==> flow/design.v <==
module alu(alu_out, multiply_top_in, divide_top_in, multiplicand_or_divider_in, sel);  
    input [64:0] multiply_top_in;  
    input [64:0] divide_top_in;  
    input [64:0] multiplicand_or_divider_in;  
    input sel;  
    output [64:0] alu_out;  
    wire [64:0] sum;  
    wire [64:0] diff;  
    assign sum = multiplicand_or_divider_in + multiply_top_in;
    assign diff = divide_top_in - multiplicand_or_divider_in;
    assign alu_out = sel ? sum : diff;
endmodule
module control(clk, reset, start, m_d, data_in, alu_sel, ready, wr, initial_wr, sh_right, sh_left);  
    input clk, reset, start, m_d;  
    input [1:0] data_in;  
    output ready, wr, initial_wr, sh_right, sh_left, alu_sel;  
    wire ready_check;
    wire wr_check;
    wire initial_wr_check;
    wire sh_right_check;
    wire sh_left_check;
    wire mul_wr;
    wire div_wr;
    reg [1:0] state;
    reg [9:0] counter;
    always @(posedge clk) begin
        if (reset) begin  
            state <= 2'd0;
            counter <= 10'd0;
        end
        else begin  
            case (state)  
                2'b00: begin  
                    if (start == 1) state <= 2'b01;  
                end
                2'b01: begin  
                    counter <= 0;  
                    state <= 2'b10;  
                end
                2'b10: begin  
                    if (counter == 63) state <= 2'b00;  
                    counter <= counter + 1;  
                end
            endcase
        end
    end
    assign alu_sel = m_d;  
    assign mul_wr = data_in[0] && m_d;  
    assign div_wr = !(data_in[1] || m_d);  
    assign wr_check = (state == 2'b10) && (mul_wr || div_wr);  
    assign wr = wr_check ? 1 : 0;  
    assign initial_wr_check = (state == 2'b01);  
    assign initial_wr = initial_wr_check ? 1 : 0;  
    assign sh_right_check = (state == 2'b10) && m_d;  
    assign sh_right = sh_right_check ? 1 : 0;  
    assign sh_left_check = (state == 2'b10) && (!m_d);  
    assign sh_left = sh_left_check ? 1 : 0;  
    assign ready_check = (state == 2'b00);  
    assign ready = ready_check ? 1 : 0;  
endmodule
module multiplicand_n_divider_register(clk, reset, data_in, data_out);
    input [63:0] data_in;  
    input clk, reset;  
    output [63:0] data_out;  
    reg [63:0] mul_div_reg;  
    always @(posedge clk) begin
        if (reset)  
            mul_div_reg <= 64'd0;  
        else 
            mul_div_reg <= data_in;  
    end
    assign data_out = mul_div_reg;
endmodule
module result_register(clk, reset, data_in, wr, initial_data_in, initial_wr, sh_right, sh_left, result);
    input [64:0] data_in;  
    input [63:0] initial_data_in;  
    input clk, reset, wr, initial_wr, sh_right, sh_left;  
    output [128:0] result;  
    reg [128:0] result_reg;  
    always @(posedge clk) begin
        if (reset)  
            result_reg <= 129'd0;  
        else begin
            if (initial_wr == 1)  
                result_reg <= {65'd0, initial_data_in};  
            else begin
                if (wr && sh_right)  
                    result_reg <= {1'd0, data_in, result_reg[63:1]}; 
                else if (wr && sh_left)  
                    result_reg <= {data_in, result_reg[62:0], 1'b1};
                else if (sh_right)  
                    result_reg <= {1'd0, result_reg[128:1]};
                else if (sh_left)  
                    result_reg <= {result_reg[127:0], 1'b0};
            end
        end
    end
    assign result = result_reg;
endmodule
module multiply_n_divide_top(clk, reset, a_in, b_in, m_d, start, result, ready);
    input [63:0] a_in, b_in;  
    input clk, reset, start, m_d;  
    output ready;  
    output [128:0] result;  
    wire [63:0] mul_div_reg_out;  
    wire [64:0] alu_out;  
    wire [128:0] res_reg_out;  
    wire control_wr;  
    wire control_initial_wr;  
    wire control_sh_right;  
    wire control_alu_sel;  
    wire control_sh_left;  
    multiplicand_n_divider_register mndr1(
        .clk(clk),
        .reset(reset),
        .data_in(b_in),
        .data_out(mul_div_reg_out)
    );
    alu alu1(
        .multiply_top_in(res_reg_out[128:64]),
        .divide_top_in(res_reg_out[127:63]),
        .multiplicand_or_divider_in({1'b0,mul_div_reg_out}),
        .sel(control_alu_sel),
        .alu_out(alu_out)
    );
    result_register resr1(
        .clk(clk),
        .reset(reset),
        .data_in(alu_out),
        .wr(control_wr),
        .initial_data_in(a_in),
        .initial_wr(control_initial_wr),
        .sh_right(control_sh_right),
        .sh_left(control_sh_left),
        .result(res_reg_out)
    );
    control cu1(
        .clk(clk),
        .reset(reset),
        .start(start),
        .m_d(m_d),
        .data_in({alu_out[64], res_reg_out[0]}),
        .alu_sel(control_alu_sel),
        .ready(ready),
        .wr(control_wr),
        .initial_wr(control_initial_wr),
        .sh_right(control_sh_right),
        .sh_left(control_sh_left)
    );
    assign result = res_reg_out;
endmodule
# Step by step through the tools: multiply_n_divide_top
# Each step is given for the RTL above and for the edited RTL.
# "orig" refers to lines of the RTL above, "edited" to lines of the edited file.
# "delta": "edited" minus "orig" as printed here.
# Library cell names are shortened.
inputs:
  design: "multiply_n_divide_top"
  clock_port: "clk"
  lib: "sky130hd"
  lib_corner: "tt_025C_1v80"

# The edit
# Unified diff, file above to edited file.
# The edited RTL no longer does the same as the RTL above: the edit was made by script, with no optimisation intended.
# begin of diff
@@ -2,5 +2,5 @@
     input [64:0] multiply_top_in;  
     input [64:0] divide_top_in;  
-    input [64:0] multiplicand_or_divider_in;  
+    input [48:0] multiplicand_or_divider_in;  
     input sel;  
     output [64:0] alu_out;  
# end of diff

# Elaborated design
# Source: Yosys, flattened and elaborated, memories not mapped. Widths are those after wreduce. Registers that Yosys merges into a memory's read port (data or address) are not register bits. Print and check cells do not count. Equal cells are merged and count once.
bits:
  columns: ["item", "orig", "edited", "delta"]
  rows:
  - ["output_inout_bits", 130, 130, 0]
  - ["word_cells", 48, 48, 0]
  - ["inputBits", 132, 132, 0]
  - ["reg_bits", 205, 190, -15]
classes:
  columns: ["item", "orig", "edited", "delta"]
  rows:
  - ["eq_ne", 5, 5, 0]
  - ["reduce_logical", 19, 19, 0]
  - ["add_sub_neg", 3, 3, 0]
  - ["mux", 15, 15, 0]
ops:
  columns: ["operator", "orig", "edited", "delta"]
  rows:
  - ["64-bit by 65-bit adder with 65-bit output", 1, 0, -1]
  - ["65-bit by 64-bit subtractor with 65-bit output", 1, 0, -1]
  - ["49-bit by 65-bit adder with 65-bit output", 0, 1, 1]
  - ["65-bit by 49-bit subtractor with 65-bit output", 0, 1, 1]
  - ["1-bit logical AND", 6, 6, 0]
  - ["1-bit two-way mux", 5, 5, 0]
  - ["129-bit two-way mux", 3, 3, 0]
  - ["1-bit zero test", 2, 2, 0]
  - ["1-bit logical OR", 2, 2, 0]
  - ["2-bit two-way mux", 2, 2, 0]
  - ["3-bit nonzero test", 2, 2, 0]
  - ["10-bit by 1-bit adder with 10-bit output with constant B", 1, 1, 0]
  - ["10-bit by 6-bit equality test with 1-bit output with constant B", 1, 1, 0]
  - ["2-bit by 1-bit equality test with 1-bit output with constant B", 1, 1, 0]
  - ["2-bit equality test with constant B", 1, 1, 0]
  - ["2-bit zero test", 1, 1, 0]
  - ["128-bit two-way mux", 1, 1, 0]
  - ["64-bit two-way mux", 1, 1, 0]
  - ["65-bit two-way mux", 1, 1, 0]
  - ["2-bit by 1-bit != test with 1-bit output with constant B", 1, 1, 0]
  - ["2-bit != test with constant B", 1, 1, 0]
  - ["10-bit parallel mux with 2-bit select", 1, 1, 0]
  - ["2-bit parallel mux with 3-bit select", 1, 1, 0]
  - ["3-bit AND reduction", 1, 1, 0]
  - ["2-bit nonzero test", 1, 1, 0]
  - ["4-bit nonzero test", 1, 1, 0]
  - ["5-bit nonzero test", 1, 1, 0]
  - ["2-bit OR reduction", 1, 1, 0]
  - ["3-bit OR reduction", 1, 1, 0]

# Logic depth
# Depth = most cells in a row (Yosys ltp): at word level without a register or memory, in the mapped netlist without a sequential cell, where the memories' decode and read muxes count.
depth:
  columns: ["item", "orig", "edited", "delta"]
  rows:
  - ["word_depth", 11, 11, 0]
  - ["ABC_AREA", "0", "0", null]
  - ["depth_mapped", 15, 15, 0]
  - ["depth_no_buf", 14, 13, -1]

# After synthesis
# The flow's flattened synthesis, as Yosys stat reports it; memories are mapped. The netlist is that of the ABC_AREA named above (0 if unset); the other value can give another one.
by_type:
  columns: ["type", "orig", "edited", "delta"]
  rows:
  - ["a21o_1", 83, 26, -57]
  - ["a21oi_1", 306, 263, -43]
  - ["ha_1", 129, 99, -30]
  - ["nor2b_1", 76, 53, -23]
  - ["nand2_1", 140, 162, 22]
  - ["o221a_2", 25, 8, -17]
  - ["nor3_1", 26, 42, 16]
  - ["dfxtp_1", 206, 191, -15]
  - ["nand3_1", 49, 35, -14]
  - ["nor4_1", 3, 14, 11]
  - ["nand2b_1", 23, 13, -10]
  - ["o22ai_1", 9, 18, 9]
  - ["a22o_1", 3, 12, 9]
  - ["o21a_1", 17, 9, -8]
  - ["o21bai_1", 14, 21, 7]
  - ["o21ai_1", 11, 4, -7]
  - ["o221ai_1", 10, 3, -7]
  - ["mux2i_1", 73, 79, 6]
# The list need not be complete.
mapped:
  columns: ["item", "orig", "edited", "delta"]
  rows:
  - ["sequential_area_um2", 4124.0, 3823.7, -300.3]
  - ["synth_area_um2", 17485.5, 15820.2, -1665.3]
  - ["stdcells", 2338, 2177, -161]
  - ["flip_flops", 206, 191, -15]
# By module: a second synthesis without flattening, with its own total; a netlist apart from the flattened one above.
unflattened:
  columns: ["item", "orig", "edited", "delta"]
  rows:
  - ["hier_cells", 2462, 2200, -262]
  - ["hier_area_um2", 18659.1, 17180.2, -1478.9]
# Each row is one instance without its submodules.
by_module_orig:
  columns: ["mod", "cells", "area_um2", "instances"]
  rows:
  - ["alu", 1371, 8822.2, 1]
  - ["result_register", 875, 7220.7, 1]
  - ["multiplicand_n_divider_register", 135, 1918.1, 1]
  - ["control", 80, 694.4, 1]
  - ["multiply_n_divide_top", 1, 3.8, 1]
by_module_edited:
  columns: ["mod", "cells", "area_um2", "instances"]
  rows:
  - ["alu", 1110, 7347.0, 1]
  - ["result_register", 875, 7220.7, 1]
  - ["multiplicand_n_divider_register", 135, 1918.1, 1]
  - ["control", 80, 694.4, 1]
  - ["multiply_n_divide_top", 0, 0.0, 1]

# Worst setup path after synthesis
# Path of least setup slack by OpenSTA after synthesis, without wires, with an ideal clock, recovery checks aside; 20% of the period is set as input and as output delay. Where synthesis merged equal registers, the netlist keeps one of their names.
synth_path:
  columns: ["item", "orig", "edited", "delta"]
  rows:
  - ["path_kind", "reg-to-reg", "reg-to-reg", null]
  - ["startpoint", "register resr1.result_reg[64]", "register resr1.result_reg[70]", null]
  - ["endpoint", "register resr1.result_reg[83]", "register resr1.result_reg[127]", null]
  - ["t_arrival_ns", 3.269, 3.348, 0.079]
  - ["tclk_ns", 4.5, 4.5, 0.0]
  - ["path_slack_ns", 1.112, 1.056, -0.056]
  - ["required_time_ns", 4.381, 4.405, 0.024]
  - ["delay_ns", 3.388, 3.443, 0.055]
  - ["t_first_pin_ns", 0.000, 0.000, 0.000]
  - ["path_stages", 14, 13, -1]
  - ["setup_ns", 0.119, 0.095, -0.024]
  - ["path_buffers", 0, 1, 1]
  - ["period_less_setup_slack_ns", 3.388, 3.444, 0.056]
# "delay_ns" is the arrival time less input delay plus setup time.
# "path_stages": output pins that drive a net of the path, with the launching flip-flop's if there is one; two outputs of one cell count as two.
# "period_less_setup_slack_ns" = period - worst setup slack (recovery checks aside). The figure is calculated, with input and output delays left at 20% of the set period.
# The rows between start and end are the longest chain of elaborated cells between them; the timing report does not say that the signal goes this way. Where chains are equally long, one stands for them.
# A line is the first line of the expression or statement that the cell stems from. Yosys adds cells for indexed reads and writes and turns some case tables into memories.
# A register here has more assigning lines than the two given.
synth_between_orig:
  cell_sequence: "dfxtp_1 ha_1 fa_1 a211o_1 a2111oi_4 nor4_2 a311o_1 a21oi_1 nor2_1 a21o_1 a21oi_2 xor2_1 o21ai_0 o221a_2"
  elab_chain_cells: 10
  cells_between: 13
  cone_lines: 8
  cone_classes: "add/sub: 2; mux: 4; reduce/logical: 7"
synth_lines_orig:
  columns: ["item", "line", "source"]
  rows:
  - ["start, declared", 79, "reg [128:0] result_reg;"]
  - ["start, assigned", 85, "result_reg <= {65'd0, initial_data_in};"]
  - ["start, assigned", 88, "result_reg <= {1'd0, data_in, result_reg[63:1]};"]
  - ["65-bit by 64-bit subtractor with 65-bit output", 10, "assign diff = divide_top_in - multiplicand_or_divider_in;"]
  - ["65-bit two-way mux", 11, "assign alu_out = sel ? sum : diff;"]
  - ["1-bit logical OR", 49, "assign div_wr = !(data_in[1] || m_d);"]
  - ["1-bit zero test", 49, null]
  - ["1-bit logical OR", 50, "assign wr_check = (state == 2'b10) && (mul_wr || div_wr);"]
  - ["1-bit logical AND", 50, null]
  - ["1-bit two-way mux", 51, "assign wr = wr_check ? 1 : 0;"]
  - ["1-bit logical AND", 89, "else if (wr && sh_left)"]
  - ["129-bit two-way mux", 89, null]
  - ["128-bit two-way mux", 87, "if (wr && sh_right)"]
  - ["end, assigned", 85, null]
  - ["end, assigned", 88, null]
  - ["end, declared", 79, null]
synth_between_edited:
  cell_sequence: "dfxtp_1 ha_1 a211o_1 a21oi_2 nand2_1 o2111a_1 o31a_1 or3_4 and2_1 clkbuf_2 or4b_4 xnor2_2 a221oi_1"
  elab_chain_cells: 10
  cells_between: 13
  cone_lines: 8
  cone_classes: "add/sub: 2; mux: 4; reduce/logical: 7"
synth_lines_edited:
  columns: ["item", "line", "source"]
  rows:
  - ["start, declared", 79, "reg [128:0] result_reg;"]
  - ["start, assigned", 85, "result_reg <= {65'd0, initial_data_in};"]
  - ["start, assigned", 88, "result_reg <= {1'd0, data_in, result_reg[63:1]};"]
  - ["65-bit by 49-bit subtractor with 65-bit output", 10, "assign diff = divide_top_in - multiplicand_or_divider_in;"]
  - ["65-bit two-way mux", 11, "assign alu_out = sel ? sum : diff;"]
  - ["1-bit logical OR", 49, "assign div_wr = !(data_in[1] || m_d);"]
  - ["1-bit zero test", 49, null]
  - ["1-bit logical OR", 50, "assign wr_check = (state == 2'b10) && (mul_wr || div_wr);"]
  - ["1-bit logical AND", 50, null]
  - ["1-bit two-way mux", 51, "assign wr = wr_check ? 1 : 0;"]
  - ["1-bit logical AND", 89, "else if (wr && sh_left)"]
  - ["129-bit two-way mux", 89, null]
  - ["128-bit two-way mux", 87, "if (wr && sh_right)"]
  - ["end, assigned", 85, null]
  - ["end, assigned", 88, null]
  - ["end, declared", 79, null]

# Path in the finished layout
# Path of least setup slack in the final report of the runs of pair 1 (OpenROAD, finished layout, wires in). Where an end is a register, its clock arrival counts in the times.
layout_path:
  columns: ["item", "orig", "edited", "delta"]
  rows:
  - ["path_kind", "reg-to-reg", "reg-to-reg", null]
  - ["startpoint", "register resr1.result_reg[64]", "register resr1.result_reg[63]", null]
  - ["endpoint", "register resr1.result_reg[127]", "register resr1.result_reg[95]", null]
  - ["path_slack_ns", 0.42, 0.50, 0.08]
  - ["t_first_pin_ns", 0.58, 0.47, -0.11]
  - ["tclk_ns", 4.5, 4.5, 0.0]
  - ["setup_ns", 0.06, 0.10, 0.04]
  - ["required_time_ns", 5.02, 4.87, -0.15]
  - ["path_stages", 14, 16, 2]
  - ["path_buffers", 0, 2, 2]
  - ["t_arrival_ns", 4.59, 4.37, -0.22]
# The rows between start and end are the longest chain of elaborated cells between them; the timing report does not say that the signal goes this way. Where chains are equally long, one stands for them.
# A register here has more assigning lines than the two given.
layout_between_orig:
  cell_sequence: "dfxtp_1 ha_1 fa_1 a211o_1 a2111oi_4 nor4_2 o2111ai_2 a21oi_1 a2111oi_2 o31ai_1 nand3_1 mux2i_1 a21oi_1 a21oi_1"
  elab_chain_cells: 10
  cells_between: 13
  cone_lines: 8
  cone_classes: "add/sub: 2; mux: 4; reduce/logical: 7"
layout_lines_orig:
  columns: ["item", "line", "source"]
  rows:
  - ["start, declared", 79, "reg [128:0] result_reg;"]
  - ["start, assigned", 85, "result_reg <= {65'd0, initial_data_in};"]
  - ["start, assigned", 88, "result_reg <= {1'd0, data_in, result_reg[63:1]};"]
  - ["65-bit by 64-bit subtractor with 65-bit output", 10, "assign diff = divide_top_in - multiplicand_or_divider_in;"]
  - ["65-bit two-way mux", 11, "assign alu_out = sel ? sum : diff;"]
  - ["1-bit logical OR", 49, "assign div_wr = !(data_in[1] || m_d);"]
  - ["1-bit zero test", 49, null]
  - ["1-bit logical OR", 50, "assign wr_check = (state == 2'b10) && (mul_wr || div_wr);"]
  - ["1-bit logical AND", 50, null]
  - ["1-bit two-way mux", 51, "assign wr = wr_check ? 1 : 0;"]
  - ["1-bit logical AND", 89, "else if (wr && sh_left)"]
  - ["129-bit two-way mux", 89, null]
  - ["128-bit two-way mux", 87, "if (wr && sh_right)"]
  - ["end, assigned", 85, null]
  - ["end, assigned", 88, null]
  - ["end, declared", 79, null]
layout_between_edited:
  cell_sequence: "dfxtp_1 inv_1 ha_1 fa_1 nand2b_1 a21oi_1 o21a_1 o2111a_1 o31a_1 o21ai_0 and2_1 buf_4 o21ai_2 buf_4 a22oi_1 o221a_2"
  elab_chain_cells: 10
  cells_between: 12
  cone_lines: 7
  cone_classes: "add/sub: 1; mux: 4; reduce/logical: 7"
layout_lines_edited:
  columns: ["item", "line", "source"]
  rows:
  - ["start, declared", 79, "reg [128:0] result_reg;"]
  - ["start, assigned", 85, "result_reg <= {65'd0, initial_data_in};"]
  - ["start, assigned", 88, "result_reg <= {1'd0, data_in, result_reg[63:1]};"]
  - ["65-bit by 49-bit subtractor with 65-bit output", 10, "assign diff = divide_top_in - multiplicand_or_divider_in;"]
  - ["65-bit two-way mux", 11, "assign alu_out = sel ? sum : diff;"]
  - ["1-bit logical OR", 49, "assign div_wr = !(data_in[1] || m_d);"]
  - ["1-bit zero test", 49, null]
  - ["1-bit logical OR", 50, "assign wr_check = (state == 2'b10) && (mul_wr || div_wr);"]
  - ["1-bit logical AND", 50, null]
  - ["1-bit two-way mux", 51, "assign wr = wr_check ? 1 : 0;"]
  - ["1-bit logical AND", 89, "else if (wr && sh_left)"]
  - ["129-bit two-way mux", 89, null]
  - ["128-bit two-way mux", 87, "if (wr && sh_right)"]
  - ["end, assigned", 85, null]
  - ["end, assigned", 88, null]
  - ["end, declared", 79, null]

# Flow runs
# Runs of the flow (Yosys, OpenROAD) on both versions; the two runs of a pair have the same settings. The constraints put input and output delay at 20% of the set period each and load the outputs with 0.01 pF.
flow_settings_pair_1:
  CORE_UTILIZATION: 40
  period_ns: 4.5
  CAP_MARGIN: 20
  CORE_MARGIN: 2
  SLEW_MARGIN: 20
results_pair_1:
  columns: ["item", "orig", "edited", "delta"]
  rows:
  - ["tns_ns", 0.000, 0.000, 0.000]
  - ["hold_worst_slack_ns", 0.457, 0.472, 0.015]
  - ["dieArea_um2", 45403.1, 41156.2, -4246.9]
  - ["yosys.chip_area_um2", 17485.5, 15820.2, -1665.3]
  - ["post_route_util_pct", 49.8, 49.7, -0.1]
  - ["setup_ws_ns", 0.424, 0.503, 0.079]
  - ["power_total_w", 0.006506, 0.005659, -0.000847]
  - ["finalCellArea_um2", 21449.3, 19291.0, -2158.3]
  - ["achievedPeriod_ns", 4.076, 3.997, -0.079]
flow_settings_pair_2:
  CELL_PAD_IN_SITES_DETAIL_PLACEMENT: 0
  CORE_ASPECT_RATIO: 0.98
  CORE_UTILIZATION: 41
  HOLD_SLACK_MARGIN: 0.08
  PLACE_DENSITY_LB_ADDON: 0.26
  SETUP_SLACK_MARGIN: 0.05
  period_ns: 4.77
  CAP_MARGIN: 20
  CORE_MARGIN: 2
  SLEW_MARGIN: 20
results_pair_2:
  columns: ["item", "orig", "edited", "delta"]
  rows:
  - ["tns_ns", 0.000, 0.000, 0.000]
  - ["hold_worst_slack_ns", 0.449, 0.456, 0.007]
  - ["dieArea_um2", 44315.4, 40172.3, -4143.1]
  - ["yosys.chip_area_um2", 17485.5, 15820.2, -1665.3]
  - ["post_route_util_pct", 50.8, 50.1, -0.7]
  - ["setup_ws_ns", 0.513, 0.571, 0.058]
  - ["power_total_w", 0.006007, 0.005268, -0.000739]
  - ["finalCellArea_um2", 21250.4, 19125.8, -2124.6]
  - ["achievedPeriod_ns", 4.257, 4.199, -0.058]
# "achievedPeriod_ns" = clock period - worst setup slack. The figure is calculated, with input and output delays left at 20% of the set period.
# "power_total_w" rests on the timing tool's default activity at the inputs, not on a simulated workload.
